==> flow/design.v <==
module FA(inputA, inputB, outputY, Cin, Cout);
 input inputA;
 input inputB;
 input Cin;
 output Cout;
 output outputY;
 wire c1, c2, c3, a1;
 xor g1(a1, inputA, inputB);
 xor g2(outputY, Cin, a1);
 and g3(c1, inputA,inputB);
 and g4(c2, inputA, Cin);
 and g5(c3, inputB, Cin);
 or  g6(Cout, c1, c2, c3);
endmodule  
module FA8(inputA,inputB,outputY,Cin,Co);
 input [7:0]inputA;
 input [7:0]inputB;
 input Cin;
 output Co;
 output [7:0]outputY;
 wire [6:0]Cout;
FA i1(inputA[0], inputB[0], outputY[0], Cin, Cout[0]);
FA i2(inputA[1], inputB[1], outputY[1], Cout[0], Cout[1]);
FA i3(inputA[2], inputB[2], outputY[2], Cout[1], Cout[2]);
FA i4(inputA[3], inputB[3], outputY[3], Cout[2], Cout[3]);
FA i5(inputA[4], inputB[4], outputY[4], Cout[3], Cout[4]);
FA i6(inputA[5], inputB[5], outputY[5], Cout[4], Cout[5]);
FA i7(inputA[6], inputB[6], outputY[6], Cout[5], Cout[6]);
FA i8(inputA[7], inputB[7], outputY[7], Cout[6], Co);
endmodule
module mult8 (out, a, b);
	output [7:0] out;
	input  [7:0] a;
	input  [7:0] b;
        wire  [15:0] out1;
	assign out1 = a * b;
        assign out=out1[11:4];
endmodule
module SigmoidROM(out, add, CS, read);
output[7:0] out;
input[7:0] add;
input CS,read;
reg [7:0] out;
reg [7:0] rom;
always @(*)
begin
case(add)
8'd0: rom = 8'd255;
8'd1: rom = 8'd254;
8'd2: rom = 8'd253;
8'd3: rom = 8'd252;
8'd4: rom = 8'd251;
8'd5: rom = 8'd250;
8'd6: rom = 8'd249;
8'd7: rom = 8'd248;
8'd8: rom = 8'd247;
8'd9: rom = 8'd246;
8'd10: rom = 8'd245;
8'd11: rom = 8'd244;
8'd12: rom = 8'd243;
8'd13: rom = 8'd242;
8'd14: rom = 8'd241;
8'd15: rom = 8'd240;
8'd16: rom = 8'd239;
8'd17: rom = 8'd238;
8'd18: rom = 8'd237;
8'd19: rom = 8'd236;
8'd20: rom = 8'd235;
8'd21: rom = 8'd234;
8'd22: rom = 8'd233;
8'd23: rom = 8'd232;
8'd24: rom = 8'd231;
8'd25: rom = 8'd230;
8'd26: rom = 8'd229;
8'd27: rom = 8'd228;
8'd28: rom = 8'd227;
8'd29: rom = 8'd226;
8'd30: rom = 8'd225;
8'd31: rom = 8'd224;
8'd32: rom = 8'd223;
8'd33: rom = 8'd222;
8'd34: rom = 8'd221;
8'd35: rom = 8'd220;
8'd36: rom = 8'd219;
8'd37: rom = 8'd218;
8'd38: rom = 8'd217;
8'd39: rom = 8'd216;
8'd40: rom = 8'd215;
8'd41: rom = 8'd214;
8'd42: rom = 8'd213;
8'd43: rom = 8'd212;
8'd44: rom = 8'd211;
8'd45: rom = 8'd210;
8'd46: rom = 8'd209;
8'd47: rom = 8'd208;
8'd48: rom = 8'd207;
8'd49: rom = 8'd206;
8'd50: rom = 8'd205;
8'd51: rom = 8'd204;
8'd52: rom = 8'd203;
8'd53: rom = 8'd202;
8'd54: rom = 8'd201;
8'd55: rom = 8'd200;
8'd56: rom = 8'd199;
8'd57: rom = 8'd198;
8'd58: rom = 8'd197;
8'd59: rom = 8'd196;
8'd60: rom = 8'd195;
8'd61: rom = 8'd194;
8'd62: rom = 8'd193;
8'd63: rom = 8'd192;
8'd64: rom = 8'd191;
8'd65: rom = 8'd190;
8'd66: rom = 8'd189;
8'd67: rom = 8'd188;
8'd68: rom = 8'd187;
8'd69: rom = 8'd186;
8'd70: rom = 8'd185;
8'd71: rom = 8'd184;
8'd72: rom = 8'd183;
8'd73: rom = 8'd182;
8'd74: rom = 8'd181;
8'd75: rom = 8'd180;
8'd76: rom = 8'd179;
8'd77: rom = 8'd178;
8'd78: rom = 8'd177;
8'd79: rom = 8'd176;
8'd80: rom = 8'd175;
8'd81: rom = 8'd174;
8'd82: rom = 8'd173;
8'd83: rom = 8'd172;
8'd84: rom = 8'd171;
8'd85: rom = 8'd170;
8'd86: rom = 8'd169;
8'd87: rom = 8'd168;
8'd88: rom = 8'd167;
8'd89: rom = 8'd166;
8'd90: rom = 8'd165;
8'd91: rom = 8'd164;
8'd92: rom = 8'd163;
8'd93: rom = 8'd162;
8'd94: rom = 8'd161;
8'd95: rom = 8'd160;
8'd96: rom = 8'd159;
8'd97: rom = 8'd158;
8'd98: rom = 8'd157;
8'd99: rom = 8'd156;
8'd100: rom = 8'd155;
8'd101: rom = 8'd154;
8'd102: rom = 8'd153;
8'd103: rom = 8'd152;
8'd104: rom = 8'd151;
8'd105: rom = 8'd150;
8'd106: rom = 8'd149;
8'd107: rom = 8'd148;
8'd108: rom = 8'd147;
8'd109: rom = 8'd146;
8'd110: rom = 8'd145;
8'd111: rom = 8'd144;
8'd112: rom = 8'd143;
8'd113: rom = 8'd142;
8'd114: rom = 8'd141;
8'd115: rom = 8'd140;
8'd116: rom = 8'd139;
8'd117: rom = 8'd138;
8'd118: rom = 8'd137;
8'd119: rom = 8'd136;
8'd120: rom = 8'd135;
8'd121: rom = 8'd134;
8'd122: rom = 8'd133;
8'd123: rom = 8'd132;
8'd124: rom = 8'd131;
8'd125: rom = 8'd130;
8'd126: rom = 8'd129;
8'd127: rom = 8'd128;
8'd128: rom = 8'd127;
8'd129: rom = 8'd126;
8'd130: rom = 8'd125;
8'd131: rom = 8'd124;
8'd132: rom = 8'd123;
8'd133: rom = 8'd122;
8'd134: rom = 8'd121;
8'd135: rom = 8'd120;
8'd136: rom = 8'd119;
8'd137: rom = 8'd118;
8'd138: rom = 8'd117;
8'd139: rom = 8'd116;
8'd140: rom = 8'd115;
8'd141: rom = 8'd114;
8'd142: rom = 8'd113;
8'd143: rom = 8'd112;
8'd144: rom = 8'd111;
8'd145: rom = 8'd110;
8'd146: rom = 8'd109;
8'd147: rom = 8'd108;
8'd148: rom = 8'd107;
8'd149: rom = 8'd106;
8'd150: rom = 8'd105;
8'd151: rom = 8'd104;
8'd152: rom = 8'd103;
8'd153: rom = 8'd102;
8'd154: rom = 8'd101;
8'd155: rom = 8'd100;
8'd156: rom = 8'd99;
8'd157: rom = 8'd98;
8'd158: rom = 8'd97;
8'd159: rom = 8'd96;
8'd160: rom = 8'd95;
8'd161: rom = 8'd94;
8'd162: rom = 8'd93;
8'd163: rom = 8'd92;
8'd164: rom = 8'd91;
8'd165: rom = 8'd90;
8'd166: rom = 8'd89;
8'd167: rom = 8'd88;
8'd168: rom = 8'd87;
8'd169: rom = 8'd86;
8'd170: rom = 8'd85;
8'd171: rom = 8'd84;
8'd172: rom = 8'd83;
8'd173: rom = 8'd82;
8'd174: rom = 8'd81;
8'd175: rom = 8'd80;
8'd176: rom = 8'd79;
8'd177: rom = 8'd78;
8'd178: rom = 8'd77;
8'd179: rom = 8'd76;
8'd180: rom = 8'd75;
8'd181: rom = 8'd74;
8'd182: rom = 8'd73;
8'd183: rom = 8'd72;
8'd184: rom = 8'd71;
8'd185: rom = 8'd70;
8'd186: rom = 8'd69;
8'd187: rom = 8'd68;
8'd188: rom = 8'd67;
8'd189: rom = 8'd66;
8'd190: rom = 8'd65;
8'd191: rom = 8'd64;
8'd192: rom = 8'd63;
8'd193: rom = 8'd62;
8'd194: rom = 8'd61;
8'd195: rom = 8'd60;
8'd196: rom = 8'd59;
8'd197: rom = 8'd58;
8'd198: rom = 8'd57;
8'd199: rom = 8'd56;
8'd200: rom = 8'd55;
8'd201: rom = 8'd54;
8'd202: rom = 8'd53;
8'd203: rom = 8'd52;
8'd204: rom = 8'd51;
8'd205: rom = 8'd50;
8'd206: rom = 8'd49;
8'd207: rom = 8'd48;
8'd208: rom = 8'd47;
8'd209: rom = 8'd46;
8'd210: rom = 8'd45;
8'd211: rom = 8'd44;
8'd212: rom = 8'd43;
8'd213: rom = 8'd42;
8'd214: rom = 8'd41;
8'd215: rom = 8'd40;
8'd216: rom = 8'd39;
8'd217: rom = 8'd38;
8'd218: rom = 8'd37;
8'd219: rom = 8'd36;
8'd220: rom = 8'd35;
8'd221: rom = 8'd34;
8'd222: rom = 8'd33;
8'd223: rom = 8'd32;
8'd224: rom = 8'd31;
8'd225: rom = 8'd30;
8'd226: rom = 8'd29;
8'd227: rom = 8'd28;
8'd228: rom = 8'd27;
8'd229: rom = 8'd26;
8'd230: rom = 8'd25;
8'd231: rom = 8'd24;
8'd232: rom = 8'd23;
8'd233: rom = 8'd22;
8'd234: rom = 8'd21;
8'd235: rom = 8'd20;
8'd236: rom = 8'd19;
8'd237: rom = 8'd18;
8'd238: rom = 8'd17;
8'd239: rom = 8'd16;
8'd240: rom = 8'd15;
8'd241: rom = 8'd14;
8'd242: rom = 8'd13;
8'd243: rom = 8'd12;
8'd244: rom = 8'd11;
8'd245: rom = 8'd10;
8'd246: rom = 8'd9;
8'd247: rom = 8'd8;
8'd248: rom = 8'd7;
8'd249: rom = 8'd6;
8'd250: rom = 8'd5;
8'd251: rom = 8'd4;
8'd252: rom = 8'd3;
8'd253: rom = 8'd2;
8'd254: rom = 8'd1;
8'd255: rom = 8'd0;
default: rom = 8'd0;
endcase
end
always @(posedge CS)
begin
if(read==1)
out<=rom;
else
out<=0;
end
endmodule
module LSTM(clk, Of, En, Ci, Cip, In, Ui, Uf, Uk, Uo, Wi, Wk, Wf, Wo, Vo, Bi, Bo, Bf, Bk, PrevH, Cout, Hout);
 input clk, En, Cip; 
 input [7:0] In, Ci, Ui, Uf, Uk;
 input [7:0] Uo, Wi, Wk, Wf, Wo;
 input [7:0] Vo, Bi, Bo, Bf, Bk;
 input [7:0]           PrevH;
 output [7:0] Cout, Hout;
 output Of;
 wire [7:0] m1, m2, m3, m4;
 wire [7:0] m5, m7, m8;
 wire [7:0] m9, m10, m11, m12;
 wire [7:0] m13, m14, m15, m16;
 wire [7:0] i1, f1, k1, o1;
 wire [7:0] It, Ft, Kt, t1;
 wire [10:0] Cin;
 mult8 ins1(m1, In, Wi); 
 mult8 ins2(m2, PrevH, Ui);
 FA8   ins3(m1, m2, m3, Cip, Cin[0]);
 FA8   ins4(m3, Bi, i1,Cin[0], Cin[1]);
 SigmoidROM sg1(It, i1, clk, En);
 mult8 ins5(m4, In, Wf); 
 mult8 ins6(t1, In, Wf);
 FA8   ins7(t1, m4, m5, Cin[1], Cin[2]);
 FA8   ins8(t1, Bi, f1, Cin[2], Cin[3]);
 SigmoidROM sg2(Ft, f1, clk, En);
 mult8 ins9(m7, In, Wk); 
 mult8 ins10(m8, PrevH, Uk);
 FA8   ins11(m7, m8, m9, Cin[3], Cin[4]);
 FA8   ins12(m9, Bk, k1, Cin[4], Cin[5]);
 SigmoidROM sg3(Kt, k1, clk, En);
 FA8   ins13(It, Kt, m10,Cin[5], Cin[6]);
 FA8   ins14(Ft, Ci, m11, Cin[6], Cin[7]);
 FA8   ins15(m10, m11, Cout, Cin[7], Cin[8]);
 mult8 ins16(m12, In, Wo); 
 mult8 ins17(m13, PrevH, Uo);
 mult8 ins18(m14, Ci, Vo);
 FA8   ins19(m12, m13, m15, Cin[8], Cin[9]);
 FA8   ins21(m14, Bo, m16, Cin[9], Cin[10]);
 FA8   ins22(m16, m15, o1, Cin[10], Of);
 SigmoidROM sg4(Hout, o1, clk, En);
 endmodule
Step by step through the tools: LSTM
The steps from the RTL of LSTM to its reports follow in flow order.
Lines are those of the file above, counted from 1.
Cell names lack the library's common part.
Not given: --
- top module: LSTM
- clock port: clk
- standard-cell library: sky130hd
- corner: tt_025C_1v80

Word level
Yosys after proc, flatten, opt, wreduce and memory -nomap, before mapping. Enables and synchronous resets that opt folds into registers are not counted as muxes. Memory bits, and registers merged into a memory's read port (data or address), are not among the register bits. Print and check cells are not counted.
Yosys's memory passes give these memory sizes; they may raise the number of words (mostly to a power of two), join words into wider ones and drop unused or constant bits.
- multiply operators at 8
- bitwise logic cells: 640
- noted reductions and logical operators: 4
- operators by type and width (operator ; number):
    multiplier 8 x 8 -> 12 bit ; 8
    bitwise AND 1 bit ; 272
    OR 1 bit ; 192
    XOR 1 bit ; 176
    logical NOT 1 bit ; 4
- register bits after elaboration: 0
- ROM bits: 8192
- word width x clocked read ports: 32
- memory cells: 4
- output and inout port bits: 17
- word-level cells at 656
- memory list (memory ; depth ; width ; read ports ; write ports ; line ; RTL):
    (no name shown) ; 256 ; 8 ; 1 ; 0 ; 47 ; case(add)
    (no name shown) ; 256 ; 8 ; 1 ; 0 ; 47 ;
    (no name shown) ; 256 ; 8 ; 1 ; 0 ; 47 ;
    (no name shown) ; 256 ; 8 ; 1 ; 0 ; 47 ;

Logic depth
Longest topological path by Yosys (ltp), each cell counted once; first at word level (registers and memories cut), then after technology mapping (sequential cells cut; the memories' decode and read muxes count).
- word-level depth: 289
- noted ABC_AREA: 0
- mapped depth at 98
- noted mapped depth without buffers: 96

Netlist
The flow's flattened synthesis, as Yosys stat reports it; memories are mapped. The netlist is that of the ABC_AREA named above (0 if unset); the other value can give another one.
Totals and module areas in this step are rounded.
- mapped cells at 1755
- noted synthesis area: 16000 um^2
- noted flip-flop cells: 32
- buffers: 49
- cell types (cell type ; number ; area in all (um^2)):
    fa_1 ; 335 ; 6.71E+03
    ha_1 ; 160 ; 2001.92
    and2_1 ; 252 ; 1.58E+03
    inv_1 ; 397 ; 1.49E+03
    nand2_1 ; 207 ; 776.995
    xnor2_1 ; 79 ; 691.914
    dfxtp_1 ; 32 ; 640.614
    xor2_1 ; 34 ; 297.786
    nor2b_1 ; 26 ; 162.656
    clkbuf_1 ; 40 ; 150.144
    a21o_1 ; 17 ; 127.622
    a21oi_1 ; 24 ; 120.115
    nor2_1 ; 32 ; 120.115
    o21ai_0 ; 24 ; 120.115
    a211oi_1 ; 9 ; 67.565
    o2111a_1 ; 6 ; 67.565
    nand4_1 ; 10 ; 62.56
    a311oi_1 ; 7 ; 61.309
Other cell types: 22; their cells: 64.
The figures by module come from a second, unflattened synthesis with its own total; it is not the netlist above.
- cells (unflattened synthesis): 1861
- area (unflattened synthesis): 18000 um^2
Rows give one instance, submodules left out.
- modules (module ; instances ; cells ; area (um^2)):
    mult8 ; 9 ; 189 ; 1700
    FA ; 96 ; 1 ; 20
    SigmoidROM ; 4 ; 16 ; 210
    FA8 ; 12 ; 0 ; 0.0
    LSTM ; 1 ; 0 ; 0.0

Timing after synthesis
OpenSTA on the mapped netlist: ideal clock, no wires. The path of least setup slack (recovery checks aside). Input and output delay are each 20% of the period. Register names are those of the netlist, which keeps one name where synthesis merged equal registers.
- path kind: in2out
- from: input In[5]
- to: output Of
- period: 45.0 ns
- external input delay at 9.000 ns
- output delay: 9.000 ns
- noted arrival: 35.680 ns
- path slack at 0.320 ns
- noted delay of the path: 26.680 ns
- noted stages on the path: 97
- buffers on the path at 2
- synthesis period reached: 44.68 ns
"delay of the path" = arrival - input delay + setup time.
A path that ends at an output port has no setup time.
"stages on the path" counts driving pins, that of a launching flip-flop among them; a cell with two outputs on the path counts twice.
"synthesis period reached" = period - worst setup slack (recovery checks aside). The figure is calculated, with input and output delays left at 20% of the set period.
The rows between start and end are the longest chain of elaborated cells between them; the timing report does not say that the signal goes this way. Where chains are equally long, one stands for them.
A line is the first line of the expression or statement that the cell stems from. Yosys adds cells for indexed reads and writes and turns some case tables into memories.
- cells stage by stage: clkbuf_1 > clkbuf_1 > nand2_1 > fa_1 > fa_1 > inv_1 > fa_1 > inv_1 > fa_1 > inv_1 > ha_1 > nand2_1 > o21ai_0 > o41ai_1 > xnor2_1 > fa_1 > fa_1 > fa_1 > (+61 left out) > fa_1 > inv_1 > fa_1 > fa_1 > fa_1 > fa_1 > fa_1 > fa_1 > fa_1 > inv_1 > fa_1 > fa_1 > fa_1 > fa_1 > fa_1 > fa_1 > fa_1 > inv_1
- noted length of the longest elaborated chain: 286
- noted elaborated cells between the ends (all ways): 502
- those cells by class: mul: 4; logic: 498
- RTL lines, path post-synthesis (element ; line ; RTL):
    from (decl) ; 317 ; input [7:0] In, Ci, Ui, Uf, Uk;
    multiplier 8 x 8 -> 12 bit ; 36 ; assign out1 = a * b;
    bitwise AND 1 bit ; 10 ; and g3(c1, inputA,inputB);
    OR 1 bit (2 in a row) ; 13 ; or  g6(Cout, c1, c2, c3);
    bitwise AND 1 bit ; 11 ; and g4(c2, inputA, Cin);
    OR 1 bit (2 in a row) ; 13 ;
    bitwise AND 1 bit ; 11 ;
    OR 1 bit (2 in a row) ; 13 ;
    (+265 left out) ; -- ;
    OR 1 bit (2 in a row) ; 13 ;
    bitwise AND 1 bit ; 11 ;
    OR 1 bit (2 in a row) ; 13 ;
    bitwise AND 1 bit ; 11 ;
    OR 1 bit (2 in a row) ; 13 ;
    bitwise AND 1 bit ; 11 ;
    OR 1 bit (2 in a row) ; 13 ;
    to (decl) ; 322 ; output Of;

Timing after layout
From the final timing report of record 1: the path of least setup slack in the routed layout; clock arrival at registers is part of the times.
- path kind: in2out
- from: input In[2]
- to: output Of
- period: 65.7 ns
- external input delay at 13.14 ns
- output delay: 13.14 ns
- noted arrival: 42.57 ns
- path slack at 9.99 ns
- noted stages on the path: 99
- buffers on the path at 3
The rows between start and end are the longest chain of elaborated cells between them; the timing report does not say that the signal goes this way. Where chains are equally long, one stands for them.
- cells stage by stage: clkdlybuf4s50_1 > buf_4 > nand2_1 > fa_1 > inv_1 > fa_1 > ha_1 > inv_1 > fa_1 > inv_1 > ha_1 > a21o_1 > a21oi_1 > o21ai_0 > o41ai_1 > xnor2_1 > fa_1 > fa_1 > (+63 left out) > inv_1 > fa_1 > fa_1 > fa_1 > fa_1 > fa_1 > fa_1 > fa_1 > inv_1 > fa_1 > fa_1 > fa_1 > fa_1 > fa_1 > fa_1 > fa_1 > inv_1 > clkdlybuf4s50_1
- noted length of the longest elaborated chain: 289
- noted elaborated cells between the ends (all ways): 515
- those cells by class: mul: 4; logic: 511
- RTL lines, path after layout (element ; line ; RTL):
    from (decl) ; 317 ; input [7:0] In, Ci, Ui, Uf, Uk;
    multiplier 8 x 8 -> 12 bit ; 36 ; assign out1 = a * b;
    bitwise AND 1 bit ; 10 ; and g3(c1, inputA,inputB);
    OR 1 bit (2 in a row) ; 13 ; or  g6(Cout, c1, c2, c3);
    bitwise AND 1 bit ; 11 ; and g4(c2, inputA, Cin);
    OR 1 bit (2 in a row) ; 13 ;
    bitwise AND 1 bit ; 11 ;
    OR 1 bit (2 in a row) ; 13 ;
    (+268 left out) ; -- ;
    OR 1 bit (2 in a row) ; 13 ;
    bitwise AND 1 bit ; 11 ;
    OR 1 bit (2 in a row) ; 13 ;
    bitwise AND 1 bit ; 11 ;
    OR 1 bit (2 in a row) ; 13 ;
    bitwise AND 1 bit ; 11 ;
    OR 1 bit (2 in a row) ; 13 ;
    to (decl) ; 322 ; output Of;

LSTM through Yosys and OpenROAD on sky130hd: 3 stored runs, unordered, with their settings and measured results. The constraints put input and output delay at 20% of the set period each and load the outputs with 0.01 pF.
By "clock period reached" is meant the clock period of the run minus its worst setup slack. This is arithmetic on one report: input and output delays are still those of the set period (20% each).
"time of the worst setup path" = time allowed to the worst setup path (clock period - input delay - output delay, where it has them) - its slack; a late launch clock adds to it, a late capture clock takes from it.
The results are shown rounded.

Record 1

==> flow/run.sh <==
#!/bin/bash
# the make line also repeats the synthesis and layout settings of config.mk as NAME=value (left out here)
make -C /OpenROAD-flow-scripts/flow DESIGN_CONFIG=/design/flow/config.mk WORK_HOME=/design/flow/orfs CLKGATE_MAP_FILE= finish
==> flow/config.mk <==
export PLATFORM = sky130hd
export DESIGN_NAME = LSTM
export DESIGN_NICKNAME = LSTM
export VERILOG_FILES = /design/flow/design.v
export SDC_FILE = /design/flow/constraint.sdc
export NUM_CORES = 4
export LEC_CHECK = 0
export ABC_AREA = 0
export CAP_MARGIN = 20
export CELL_PAD_IN_SITES_DETAIL_PLACEMENT = 1
export CELL_PAD_IN_SITES_GLOBAL_PLACEMENT = 2
export CORE_MARGIN = 2
export CORE_UTILIZATION = 47
export CTS_CLUSTER_DIAMETER = 368
export CTS_CLUSTER_SIZE = 70
export GPL_ROUTABILITY_DRIVEN = 0
export HOLD_SLACK_MARGIN = -0.07
export MIN_ROUTING_LAYER = met1
export SLEW_MARGIN = 20
==> flow/constraint.sdc <==
create_clock -name core_clock -period 65.7 [get_ports {clk}]
set_input_delay 13.1400 -clock core_clock [delete_from_list [all_inputs] [get_ports {clk}]]
set_output_delay 13.1400 -clock core_clock [all_outputs]
set_load 0.01 [all_outputs]

Measured in record 1:
- summed negative setup slack at 0.000 ns
- noted the std-cell area (final layout): 18000 um^2
- total die area: 35000 um^2
- lowest setup slack at 10.0 ns
- utilization of the finished layout: 54 %
- time of the worst setup path: 29.43 ns
- critical path type: in2out
- lowest hold slack at 1.6 ns
- noted the cell area after synthesis: 16000 um^2
- noted the clock period reached: 55.711 ns

Record 2

==> flow/run.sh <==
#!/bin/bash
# the make line also repeats the synthesis and layout settings of config.mk as NAME=value (left out here)
make -C /OpenROAD-flow-scripts/flow DESIGN_CONFIG=/design/flow/config.mk WORK_HOME=/design/flow/orfs CLKGATE_MAP_FILE= finish
==> flow/config.mk <==
export PLATFORM = sky130hd
export DESIGN_NAME = LSTM
export DESIGN_NICKNAME = LSTM
export VERILOG_FILES = /design/flow/design.v
export SDC_FILE = /design/flow/constraint.sdc
export NUM_CORES = 4
export LEC_CHECK = 0
export CAP_MARGIN = 20
export CELL_PAD_IN_SITES_GLOBAL_PLACEMENT = 1
export CORE_ASPECT_RATIO = 0.62
export CORE_MARGIN = 2
export CORE_UTILIZATION = 68
export CTS_CLUSTER_SIZE = 31
export GPL_ROUTABILITY_DRIVEN = 0
export HOLD_SLACK_MARGIN = 0.14
export SLEW_MARGIN = 30
export TNS_END_PERCENT = 80
==> flow/constraint.sdc <==
create_clock -name core_clock -period 45.0 [get_ports {clk}]
set_input_delay 9.0000 -clock core_clock [delete_from_list [all_inputs] [get_ports {clk}]]
set_output_delay 9.0000 -clock core_clock [all_outputs]
set_load 0.01 [all_outputs]

Measured in record 2:
- summed negative setup slack at 0.000 ns
- noted the std-cell area (final layout): 18000 um^2
- total die area: 24000 um^2
- lowest setup slack at 0.77 ns
- utilization of the finished layout: 80 %
- time of the worst setup path: 26.23 ns
- critical path type: in2out
- lowest hold slack at 1.6 ns
- noted the cell area after synthesis: 16000 um^2
- noted the clock period reached: 44.228 ns

Record 3

==> flow/run.sh <==
#!/bin/bash
# the make line also repeats the synthesis and layout settings of config.mk as NAME=value (left out here)
make -C /OpenROAD-flow-scripts/flow DESIGN_CONFIG=/design/flow/config.mk WORK_HOME=/design/flow/orfs CLKGATE_MAP_FILE= finish
==> flow/config.mk <==
export PLATFORM = sky130hd
export DESIGN_NAME = LSTM
export DESIGN_NICKNAME = LSTM
export VERILOG_FILES = /design/flow/design.v
export SDC_FILE = /design/flow/constraint.sdc
export NUM_CORES = 4
export LEC_CHECK = 0
export ABC_AREA = 1
export CAP_MARGIN = 20
export CELL_PAD_IN_SITES_DETAIL_PLACEMENT = 1
export CELL_PAD_IN_SITES_GLOBAL_PLACEMENT = 1
export CORE_ASPECT_RATIO = 1.57
export CORE_MARGIN = 8
export CORE_UTILIZATION = 17
export CTS_CLUSTER_DIAMETER = 368
export CTS_CLUSTER_SIZE = 70
export GPL_ROUTABILITY_DRIVEN = 0
export MAX_ROUTING_LAYER = met4
export MIN_ROUTING_LAYER = met2
export SETUP_SLACK_MARGIN = 5.0
export SLEW_MARGIN = 20
==> flow/constraint.sdc <==
create_clock -name core_clock -period 65.7 [get_ports {clk}]
set_input_delay 13.1400 -clock core_clock [delete_from_list [all_inputs] [get_ports {clk}]]
set_output_delay 13.1400 -clock core_clock [all_outputs]
set_load 0.01 [all_outputs]

Measured in record 3:
- summed negative setup slack at 0.000 ns
- noted the std-cell area (final layout): 20000 um^2
- total die area: 110000 um^2
- lowest setup slack at 9.8 ns
- utilization of the finished layout: 20 %
- time of the worst setup path: 29.59 ns
- critical path type: in2out
- lowest hold slack at 1.6 ns
- noted the cell area after synthesis: 17000 um^2
- noted the clock period reached: 55.872 ns
